==> flow/design.v <==
`timescale 1ns / 1ps
module ALU(
    input [7:0] A,
    input [7:0] B,
    output [7:0] Y
    );    
    assign Y = A + B;
endmodule
`timescale 1ns / 1ps
module ControlUnit(
    input [1:0] op,
    output reg ALUControl,
    output reg RegWrite,
    output reg MemRead,
    output reg MemWrite,
    output reg Branch
    );
    always @(op) begin
        case (op)
            2'b00: begin  
                ALUControl <= 1;
                RegWrite <= 1;
                MemRead <= 0;
                MemWrite <= 0;
                Branch <= 0;
            end
            2'b01: begin  
                ALUControl <= 0;
                RegWrite <= 1;
                MemRead <= 1;
                MemWrite <= 0;
                Branch <= 0;
            end
            2'b10: begin  
                ALUControl <= 0;
                RegWrite <= 0;
                MemRead <= 0;
                MemWrite <= 1;
                Branch <= 0;
            end
            2'b11: begin  
                ALUControl <= 0;
                RegWrite <= 0;
                MemRead <= 0;
                MemWrite <= 0;
                Branch <= 1;
            end
        endcase
    end
endmodule
`timescale 1ns / 1ps
module DataMemory(
	 input reset, 
    input clk,
    input [7:0] address,
    input [7:0] writeData,
    input MemWrite,
    input MemRead,
    output [7:0] readData
    );
    wire [7:0] memory [31:0];
    wire [4:0] index = address[4:0];
    genvar g;
    generate
        for (g = 0; g < 32; g = g + 1) begin : word
            reg [7:0] q;
            always @(posedge clk or posedge reset) begin
                if (reset)
                    q <= (g < 16) ? g : (8'd0 - (g - 16));
                else if (MemWrite && index == g)
                    q <= writeData;
            end
            assign memory[g] = q;
        end
    endgenerate
    assign readData = (MemRead) ? memory[index] : writeData;
endmodule
`timescale 1ns / 1ps
module Hex_to_7seg(
    input [3:0] hex,
    output reg [6:0] seg
    );
    always @ (hex) begin
        case (hex)
            4'd0: seg = 7'b0111111;  
            4'd1: seg = 7'b0000110;  
            4'd2: seg = 7'b1011011;  
            4'd3: seg = 7'b1001111;  
            4'd4: seg = 7'b1100110;  
            4'd5: seg = 7'b1101101;  
            4'd6: seg = 7'b1111101;  
            4'd7: seg = 7'b0000111;  
            4'd8: seg = 7'b1111111;  
            4'd9: seg = 7'b1101111;  
            4'd10: seg = 7'b1110111;  
            4'd11: seg = 7'b1111100;  
            4'd12: seg = 7'b0111001;  
            4'd13: seg = 7'b1011110;  
            4'd14: seg = 7'b1111001;  
            4'd15: seg = 7'b1110001;  
            default: seg = 7'b0000000;  
        endcase
    end
endmodule
`timescale 1ns / 1ps
module ProgramCounter(
    input clk,
    input reset,
    input [7:0] nextPC,
    output reg [7:0] PC
    );
    always @(posedge clk or posedge reset) begin
        if (reset)
            PC <= 8'b0;
        else
            PC <= nextPC;
    end
endmodule
`timescale 1ns / 1ps
module RegisterFile(
	 input reset,
    input [1:0] rs, rt, rd,
    input [7:0] writeData,
    input RegWrite,
    input clk,
    output [7:0] rsData, rtData
    );
    reg [7:0] registers [3:0];
always @(posedge clk or posedge reset) begin
    if (reset) begin
        registers[0] <= 8'b00000000;
        registers[1] <= 8'b00000000;
        registers[2] <= 8'b00000000;
        registers[3] <= 8'b00000000;
    end else if (RegWrite) begin
        registers[rd] <= writeData;
    end
end
    assign rsData = registers[rs];
    assign rtData = registers[rt];
endmodule
`timescale 1ns / 1ps
module Microprocessor(
    input oscillator,
    input reset,
    input [7:0] instruction,
    output [6:0] seg1,
    output [6:0] seg2,
    output [6:0] seg3,
    output [6:0] seg4,
    output [7:0] PC
);
    wire clk;
    wire [7:0] nextPC;
    wire [1:0] rs, rt, rd, RegisterDestination, operation;
    wire [7:0] rsData, rtData, writeData, ALUResult, MemoryResult, MemoryAddress;
    wire RegWrite, MemRead, MemWrite, Branch;
    assign clk = oscillator;
    assign rs = instruction[5:4];
    assign rt = instruction[3:2];
    assign rd = instruction[1:0];
    assign operation = instruction[7:6];
    ControlUnit cu(
        .op(instruction[7:6]),
        .ALUControl(ALUControl),
        .RegWrite(RegWrite),
        .MemRead(MemRead),
        .MemWrite(MemWrite),
        .Branch(Branch)
    );
	 assign writeData = (operation==2'b00) ? ALUResult 
	 			: (operation == 2'b11) ? {6'b000000, rd}
	 			: MemoryResult;
	 assign RegisterDestination = ALUControl ? rd : rt;
    RegisterFile rf(
        .reset(reset),
        .rs(rs),
        .rt(rt),
        .rd(RegisterDestination),
        .writeData(writeData),
        .RegWrite(RegWrite),
        .clk(clk),
        .rsData(rsData),
        .rtData(rtData)
    );
    ALU alu(
        .A(rsData),
        .B(rtData),
        .Y(ALUResult)
    );
	 assign MemoryAddress = (rd == 2'b00) ? rsData :
									(rd ==2'b01) ? rsData + 8'b00000001:
									(rd ==2'b10) ? rsData - 8'b00000010:
									(rd ==2'b11) ? rsData - 8'b00000001 :
									rsData;
    DataMemory dm(
        .reset(reset),
        .clk(clk),
        .address(MemoryAddress),
        .writeData(rtData),
        .MemWrite(MemWrite),
        .MemRead(MemRead),
        .readData(MemoryResult)
    );
    ProgramCounter pc(
        .clk(clk),
        .reset(reset),
        .nextPC(nextPC),
        .PC(PC)
    );
	 assign nextPC = (rd == 2'b00) ? PC + 1 :
                    (rd == 2'b01) ? (Branch ? PC + 2 : PC + 1) :
                    (rd == 2'b10) ? (Branch ? PC - 1 : PC + 1) :
                    (rd == 2'b11) ? (Branch ? PC : PC + 1) :
                    PC + 1;
    Hex_to_7seg display1(
        .hex(writeData[7:4]),
        .seg(seg1)
    );
    Hex_to_7seg display2(
        .hex(writeData[3:0]),
        .seg(seg2)
    );
	 Hex_to_7seg display3(
        .hex(PC[7:4]),
        .seg(seg3)
    );
    Hex_to_7seg display4(
        .hex(PC[3:0]),
        .seg(seg4)
    );
endmodule
# Step by step through the tools: Microprocessor
# Tool output for the design above before and after an edit, in the order of the flow.
# Lines under "before" count in the file above, lines under "after" in the edited file.
# "change" is "after" less "before", of the values as shown; "change_rel_pct" is that difference over "before", in percent.
# Library cell names are shortened.
# A cell with n/a has no value.
dict set report setup {
  top_module {Microprocessor}
  clock_port {oscillator}
  lib {sky130hd}
  corner {tt_025C_1v80}
}

# Edit of the RTL
# The edit as a unified diff against the file above.
# This change comes from a script, not from a designer. The edited design behaves differently; no optimisation was intended.
# begin of diff
@@ -190,5 +190,5 @@
     );
 	 assign MemoryAddress = (rd == 2'b00) ? rsData :
-									(rd ==2'b01) ? rsData + 8'b00000001:
+									(rd ==2'b01) ? rsData ^ 8'b00000001:
 									(rd ==2'b10) ? rsData - 8'b00000010:
 									(rd ==2'b11) ? rsData - 8'b00000001 :
# end of diff

# After elaboration
# Yosys after proc, flatten, opt, wreduce and memory -nomap, before mapping. Print and check cells are not counted. Equal cells are merged and count once.
# Yosys's memory passes give these memory sizes; they may raise the number of words (mostly to a power of two), join words into wider ones and drop unused or constant bits.
# item before after change change_rel_pct
set word_totals {}
lappend word_totals {word_cells 166 166 0 0.00}
lappend word_totals {latchBits 0 0 0 n/a}
lappend word_totals {mem_bits_ro 448 448 0 0.00}
lappend word_totals {mem_count 4 4 0 0.00}
lappend word_totals {clocked_rd_ports_x_width 0 0 0 n/a}
lappend word_totals {output_inout_bits 36 36 0 0.00}
lappend word_totals {register_bits 296 296 0 0.00}
lappend word_totals {in_bits 10 10 0 0.00}
lappend word_totals {mem_bits_rw 0 0 0 n/a}
# item before after
set memory_table {}
lappend memory_table {mem_shapes {16x7 r1 w0; 16x7 r1 w0; 16x7 r1 w0; 16x7 r1 w0} {16x7 r1 w0; 16x7 r1 w0; 16x7 r1 w0; 16x7 r1 w0}}
# item before after change change_rel_pct
set classes {}
lappend classes {div_mod_pow 0 0 0 n/a}
lappend classes {n_addsub 7 6 -1 -14.29}
lappend classes {n_mux 23 23 0 0.00}
lappend classes {shifts 0 0 0 n/a}
lappend classes {logic 0 1 1 n/a}
lappend classes {compare 0 0 0 n/a}
lappend classes {reduce_logical 48 48 0 0.00}
lappend classes {n_eq 47 47 0 0.00}
lappend classes {multipliers 0 0 0 n/a}
# cell before after change change_rel_pct
set ops {}
lappend ops {{5-bit by 1-bit adder with 5-bit output (second input constant)} 1 0 -1 -100.00}
lappend ops {{1-bit inverter} 0 1 1 n/a}
# Unchanged operator kinds not shown: 26.

# Logic depth
# Depth = most cells in a row (Yosys ltp): at word level without a register or memory, in the mapped netlist without a sequential cell, where the memories' decode and read muxes count.
# item before after change change_rel_pct
set logic_depth {}
lappend logic_depth {word_depth 12 12 0 0.00}
lappend logic_depth {ABC_AREA 0 0 n/a n/a}
lappend logic_depth {ltp_mapped 22 21 -1 -4.55}
lappend logic_depth {ltp_nobuf 18 17 -1 -5.56}

# Mapped cells and area
# Source: synth_stat.txt of the flow (Yosys; design flattened, memories mapped). It holds for the ABC_AREA given above (unset counts as 0); a run with the other value may have another netlist.
# cell_type before after change change_rel_pct
set types {}
lappend types {nor2_1 55 83 28 50.91}
lappend types {nor3_1 57 31 -26 -45.61}
lappend types {nand2_1 139 121 -18 -12.95}
lappend types {a22oi_1 39 24 -15 -38.46}
lappend types {a31oi_1 25 12 -13 -52.00}
lappend types {buf_2 17 5 -12 -70.59}
lappend types {a22o_1 13 3 -10 -76.92}
lappend types {o211ai_1 5 15 10 200.00}
lappend types {a21oi_1 46 55 9 19.57}
lappend types {o22ai_1 6 15 9 150.00}
lappend types {clkbuf_1 65 73 8 12.31}
lappend types {nand4_1 19 12 -7 -36.84}
lappend types {o221ai_1 0 7 7 n/a}
lappend types {mux2_2 266 272 6 2.26}
lappend types {o21ai_1 9 3 -6 -66.67}
lappend types {buf_1 10 15 5 50.00}
lappend types {nand2b_1 5 10 5 100.00}
lappend types {nand3_1 50 46 -4 -8.00}
# Unchanged cell types not shown: 14.
# The list need not be complete.
# item before after change change_rel_pct
set mapped {}
lappend mapped {ff_cells 296 296 0 0.00}
lappend mapped {mapped_area_mm2 0.0166259 0.016447 -0.0001789 -1.08}
lappend mapped {mapped_cells 1502 1477 -25 -1.66}
lappend mapped {seq_area_mm2 0.0075623 0.0075623 0.0000000 0.00}
lappend mapped {buf_cells 99 95 -4 -4.04}
# By module: a second synthesis without flattening, with its own total; a netlist apart from the flattened one above.
# item before after change change_rel_pct
set unflattened {}
lappend unflattened {hier_cells 1389 1367 -22 -1.58}
lappend unflattened {area_unflattened_mm2 0.0166385 0.0164808 -0.0001577 -0.95}
# Each row is one instance without its submodules.
# module n_cells mod_area_mm2 n_inst mod_seq_area_mm2
set modules_before {}
lappend modules_before {DataMemory 935 0.0121717 1 0.0065613}
lappend modules_before {RegisterFile 89 0.001594 1 0.0008008}
lappend modules_before {Microprocessor 177 0.0011761 1 0}
lappend modules_before {Hex_to_7seg 33 0.0002828 4 0}
lappend modules_before {ALU 42 0.0003316 1 0}
lappend modules_before {ProgramCounter 9 0.0002039 1 0.0002002}
lappend modules_before {ControlUnit 5 0.00003 1 0}
# module n_cells mod_area_mm2 n_inst mod_seq_area_mm2
set modules_after {}
lappend modules_after {DataMemory 935 0.0121717 1 0.0065613}
lappend modules_after {RegisterFile 89 0.001594 1 0.0008008}
lappend modules_after {Hex_to_7seg 33 0.0002828 4 0}
lappend modules_after {Microprocessor 155 0.0010185 1 0}
lappend modules_after {ALU 42 0.0003316 1 0}
lappend modules_after {ProgramCounter 9 0.0002039 1 0.0002002}
lappend modules_after {ControlUnit 5 0.00003 1 0}

# Path before layout
# OpenSTA on the mapped netlist: ideal clock, no wires. The path of least setup slack (recovery checks aside). Input and output delay are each 20% of the period. Register names are those of the netlist, which keeps one name where synthesis merged equal registers.
# item before after change change_rel_pct
set synth_path {}
lappend synth_path {path_kind {input to output} {input to output} n/a n/a}
lappend synth_path {start {input port instruction[5]} {input port instruction[5]} n/a n/a}
lappend synth_path {end {output port seg1[6]} {output port seg1[1]} n/a n/a}
lappend synth_path {launch_ns 2.000 2.000 0.000 0.00}
lappend synth_path {out_delay_ns 2.000 2.000 0.000 0.00}
lappend synth_path {n_path_buf 2 2 0 0.00}
lappend synth_path {stages 19 16 -3 -15.79}
lappend synth_path {path_delay_ns 4.642 5.069 0.427 9.20}
lappend synth_path {clock_period_ns 10.0 10.0 0.0 0.00}
lappend synth_path {setup_slack_ns 1.358 0.931 -0.427 n/a}
lappend synth_path {required_time_ns 8.000 8.000 0.000 0.00}
lappend synth_path {arrival_time_ns 6.642 7.069 0.427 6.43}
lappend synth_path {input_delay_ns 2.000 2.000 0.000 0.00}
lappend synth_path {synth_period_reached_ns 8.642 9.069 0.427 4.94}
# "path_delay_ns" = arrival - input delay + setup time.
# A path that ends at an output port has no setup time.
# "stages" counts driving pins, that of a launching flip-flop among them; a cell with two outputs on the path counts twice.
# "synth_period_reached_ns" is the clock period less the worst setup slack; recovery checks do not enter. This is arithmetic on one report: input and output delays are still those of the set period (20% each).
# The rows between start and end are the longest chain of elaborated cells between them; the timing report does not say that the signal goes this way. Where chains are equally long, one stands for them.
# A line is the first line of the expression or statement that the cell stems from. Yosys adds cells for indexed reads and writes and turns some case tables into memories.
# A memory read counts as a cell of the chain, while the word-level depth stops at memories.
dict set report synth_between_before {
  cell_sequence {buf_6 mux4_2 inv_1 ha_1 or4b_2 o22ai_1 or4_1 clkbuf_1 nand2_2 mux2_2 nand3_1 o21ai_0 a31o_2 or4_4 a221oi_4 inv_1 ha_1 mux2_2 a22oi_1}
  elab_chain_cells 13
  cone_cells 50
  cone_classes {4 x add/sub; 34 x eq/ne; 9 x mux; 2 x reduce/logical; 1 x memory}
}
# item line_no
set synth_lines_before {}
lappend synth_lines_before {{start: declaration} 146} ;# input [7:0] instruction,
lappend synth_lines_before {{2-bit equality test} 139} ;# assign rsData = registers[rs];
lappend synth_lines_before {{8-bit case mux with 4-bit select} 139}
lappend synth_lines_before {{5-bit by 1-bit subtractor with 5-bit output} 194} ;# (rd ==2'b11) ? rsData - 8'b00000001 :
lappend synth_lines_before {{5-bit two-way mux} 194}
lappend synth_lines_before {{5-bit two-way mux} 193} ;# (rd ==2'b10) ? rsData - 8'b00000010:
lappend synth_lines_before {{5-bit two-way mux} 192} ;# (rd ==2'b01) ? rsData + 8'b00000001:
lappend synth_lines_before {{5-bit two-way mux} 191} ;# assign MemoryAddress = (rd == 2'b00) ? rsData :
lappend synth_lines_before {{5-bit equality test} 76} ;# assign readData = (MemRead) ? memory[index] : writeData;
lappend synth_lines_before {{8-bit case mux with 32-bit select} 76}
lappend synth_lines_before {{8-bit two-way mux} 76}
lappend synth_lines_before {{8-bit two-way mux} 172} ;# : (operation == 2'b11) ? {6'b000000, rd}
lappend synth_lines_before {{8-bit two-way mux} 171} ;# assign writeData = (operation==2'b00) ? ALUResult
lappend synth_lines_before {{memory read 16 x 7 bit} 84} ;# case (hex)
lappend synth_lines_before {{end: declaration} 147} ;# output [6:0] seg1,
dict set report synth_between_after {
  cell_sequence {buf_6 mux4_2 inv_1 ha_1 or3b_2 or2_2 o22ai_1 clkbuf_1 nor2_1 a22oi_1 o221ai_1 a311o_1 o41ai_1 inv_1 ha_1 a221oi_1}
  elab_chain_cells 13
  cone_cells 50
  cone_classes {3 x add/sub; 34 x eq/ne; 9 x mux; 1 x logic; 2 x reduce/logical; 1 x memory}
}
# item line_no
set synth_lines_after {}
lappend synth_lines_after {{start: declaration} 146} ;# input [7:0] instruction,
lappend synth_lines_after {{2-bit equality test} 139} ;# assign rsData = registers[rs];
lappend synth_lines_after {{8-bit case mux with 4-bit select} 139}
lappend synth_lines_after {{5-bit by 1-bit subtractor with 5-bit output} 194} ;# (rd ==2'b11) ? rsData - 8'b00000001 :
lappend synth_lines_after {{5-bit two-way mux} 194}
lappend synth_lines_after {{5-bit two-way mux} 193} ;# (rd ==2'b10) ? rsData - 8'b00000010:
lappend synth_lines_after {{5-bit two-way mux} 192} ;# (rd ==2'b01) ? rsData ^ 8'b00000001:
lappend synth_lines_after {{5-bit two-way mux} 191} ;# assign MemoryAddress = (rd == 2'b00) ? rsData :
lappend synth_lines_after {{5-bit equality test} 76} ;# assign readData = (MemRead) ? memory[index] : writeData;
lappend synth_lines_after {{8-bit case mux with 32-bit select} 76}
lappend synth_lines_after {{8-bit two-way mux} 76}
lappend synth_lines_after {{8-bit two-way mux} 172} ;# : (operation == 2'b11) ? {6'b000000, rd}
lappend synth_lines_after {{8-bit two-way mux} 171} ;# assign writeData = (operation==2'b00) ? ALUResult
lappend synth_lines_after {{memory read 16 x 7 bit} 84} ;# case (hex)
lappend synth_lines_after {{end: declaration} 147} ;# output [6:0] seg1,

# Worst path after layout
# From the final timing report of each run of set A: the path of least setup slack in the routed layout; clock arrival at registers is part of the times.
# item before after change change_rel_pct
set layout_path {}
lappend layout_path {path_kind {input to output} {input to output} n/a n/a}
lappend layout_path {start {input port instruction[5]} {input port instruction[0]} n/a n/a}
lappend layout_path {end {output port seg1[3]} {output port seg1[4]} n/a n/a}
lappend layout_path {setup_slack_ns 0.35 0.19 -0.16 n/a}
lappend layout_path {arrival_time_ns 7.65 7.81 0.16 2.09}
lappend layout_path {input_delay_ns 2.00 2.00 0.00 0.00}
lappend layout_path {required_time_ns 8.00 8.00 0.00 0.00}
lappend layout_path {launch_ns 2.00 2.00 0.00 0.00}
lappend layout_path {out_delay_ns 2.00 2.00 0.00 0.00}
lappend layout_path {clock_period_ns 10.0 10.0 0.0 0.00}
lappend layout_path {stages 19 18 -1 -5.26}
lappend layout_path {n_path_buf 5 4 -1 -20.00}
# The rows between start and end are the longest chain of elaborated cells between them; the timing report does not say that the signal goes this way. Where chains are equally long, one stands for them.
# A memory read counts as a cell of the chain, while the word-level depth stops at memories.
dict set report layout_between_before {
  cell_sequence {dlymetal6s2s_1 mux4_2 buf_4 ha_1 nor3_1 a211o_1 nand3_1 buf_4 nor3_1 a221oi_1 nand4_1 a211o_1 a21oi_2 buf_4 ha_1 a21oi_1 o21ai_0 o21ai_0 clkdlybuf4s50_1}
  elab_chain_cells 13
  cone_cells 50
  cone_classes {4 x add/sub; 34 x eq/ne; 9 x mux; 2 x reduce/logical; 1 x memory}
}
# item line_no
set layout_lines_before {}
lappend layout_lines_before {{start: declaration} 146} ;# input [7:0] instruction,
lappend layout_lines_before {{2-bit equality test} 139} ;# assign rsData = registers[rs];
lappend layout_lines_before {{8-bit case mux with 4-bit select} 139}
lappend layout_lines_before {{5-bit by 1-bit subtractor with 5-bit output} 194} ;# (rd ==2'b11) ? rsData - 8'b00000001 :
lappend layout_lines_before {{5-bit two-way mux} 194}
lappend layout_lines_before {{5-bit two-way mux} 193} ;# (rd ==2'b10) ? rsData - 8'b00000010:
lappend layout_lines_before {{5-bit two-way mux} 192} ;# (rd ==2'b01) ? rsData + 8'b00000001:
lappend layout_lines_before {{5-bit two-way mux} 191} ;# assign MemoryAddress = (rd == 2'b00) ? rsData :
lappend layout_lines_before {{5-bit equality test} 76} ;# assign readData = (MemRead) ? memory[index] : writeData;
lappend layout_lines_before {{8-bit case mux with 32-bit select} 76}
lappend layout_lines_before {{8-bit two-way mux} 76}
lappend layout_lines_before {{8-bit two-way mux} 172} ;# : (operation == 2'b11) ? {6'b000000, rd}
lappend layout_lines_before {{8-bit two-way mux} 171} ;# assign writeData = (operation==2'b00) ? ALUResult
lappend layout_lines_before {{memory read 16 x 7 bit} 84} ;# case (hex)
lappend layout_lines_before {{end: declaration} 147} ;# output [6:0] seg1,
dict set report layout_between_after {
  cell_sequence {clkdlybuf4s50_1 inv_1 ha_1 nor4b_1 o2bb2a_1 nand4_1 buf_12 nor2_1 buf_4 a22oi_1 o22ai_1 a311o_1 o41ai_2 inv_1 ha_1 and3_1 a211oi_1 clkdlybuf4s50_1}
  elab_chain_cells 11
  cone_cells 45
  cone_classes {34 x eq/ne; 8 x mux; 2 x reduce/logical; 1 x memory}
}
# item line_no
set layout_lines_after {}
lappend layout_lines_after {{start: declaration} 146} ;# input [7:0] instruction,
lappend layout_lines_after {{2-bit equality test} 194} ;# (rd ==2'b11) ? rsData - 8'b00000001 :
lappend layout_lines_after {{5-bit two-way mux} 194}
lappend layout_lines_after {{5-bit two-way mux} 193} ;# (rd ==2'b10) ? rsData - 8'b00000010:
lappend layout_lines_after {{5-bit two-way mux} 192} ;# (rd ==2'b01) ? rsData ^ 8'b00000001:
lappend layout_lines_after {{5-bit two-way mux} 191} ;# assign MemoryAddress = (rd == 2'b00) ? rsData :
lappend layout_lines_after {{5-bit equality test} 76} ;# assign readData = (MemRead) ? memory[index] : writeData;
lappend layout_lines_after {{8-bit case mux with 32-bit select} 76}
lappend layout_lines_after {{8-bit two-way mux} 76}
lappend layout_lines_after {{8-bit two-way mux} 172} ;# : (operation == 2'b11) ? {6'b000000, rd}
lappend layout_lines_after {{8-bit two-way mux} 171} ;# assign writeData = (operation==2'b00) ? ALUResult
lappend layout_lines_after {{memory read 16 x 7 bit} 84} ;# case (hex)
lappend layout_lines_after {{end: declaration} 147} ;# output [6:0] seg1,

# Measured runs
# Runs of the flow (Yosys, OpenROAD) on both versions; the two runs of a pair have the same settings. The constraints put input and output delay at 20% of the set period each and load the outputs with 0.01 pF.
dict set report flow_settings_set_A {
  period_ns 10.0
  CAP_MARGIN 20
  CORE_MARGIN 2
  CORE_UTILIZATION 40
  SLEW_MARGIN 20
}
# item before after change change_rel_pct
set results_set_A {}
lappend results_set_A {finish.utilization_frac 0.479 0.473 -0.006 n/a}
lappend results_set_A {post_route_stdcell_area_mm2 0.0196 0.0192735 -0.0003265 -1.67}
lappend results_set_A {final_die_area_mm2 0.043212 0.0427559 -0.0004561 -1.06}
lappend results_set_A {timing.hold.ws_ns 0.499 0.499 0.000 n/a}
lappend results_set_A {setup_tns_ns 0.000 0.000 0.000 n/a}
lappend results_set_A {design_power_mw 5.197 5.570 0.373 7.18}
lappend results_set_A {synth_chip_area_mm2 0.0166259 0.016447 -0.0001789 -1.08}
lappend results_set_A {achieved_clock_period_ns 9.646 9.814 0.168 1.74}
lappend results_set_A {setup_ws_ns 0.354 0.186 -0.168 n/a}
dict set report flow_settings_set_B {
  CAP_MARGIN 15
  CORE_ASPECT_RATIO 0.68
  CORE_UTILIZATION 16
  CTS_CLUSTER_DIAMETER 238
  GPL_ROUTABILITY_DRIVEN 0
  MIN_ROUTING_LAYER {met1}
  PLACE_DENSITY_LB_ADDON 0.18
  SETUP_SLACK_MARGIN 1.59
  SLEW_MARGIN 5
  TNS_END_PERCENT 40
  period_ns 7.48
  CORE_MARGIN 2
}
# item before after change change_rel_pct
set results_set_B {}
lappend results_set_B {finish.utilization_frac 0.227 0.224 -0.003 n/a}
lappend results_set_B {post_route_stdcell_area_mm2 0.0233924 0.0227205 -0.0006719 -2.87}
lappend results_set_B {final_die_area_mm2 0.106555 0.105422 -0.001133 -1.06}
lappend results_set_B {timing.hold.ws_ns 0.504 0.501 -0.003 n/a}
lappend results_set_B {setup_tns_ns -0.320 0.000 0.320 n/a}
lappend results_set_B {design_power_mw 8.153 8.440 0.287 3.52}
lappend results_set_B {synth_chip_area_mm2 0.0166259 0.016447 -0.0001789 -1.08}
lappend results_set_B {achieved_clock_period_ns 7.535 7.416 -0.119 -1.58}
lappend results_set_B {setup_ws_ns -0.055 0.064 0.119 n/a}
# "achieved_clock_period_ns": clock period set for the run, less the worst setup slack. It is reckoned from that one timing run; input and output delays stay at 20% of the period that was set.
# By "design_power_mw" is meant OpenSTA's value without simulated activity: inputs other than the clock are taken to toggle once in ten clock periods, and the tool carries that through the logic.
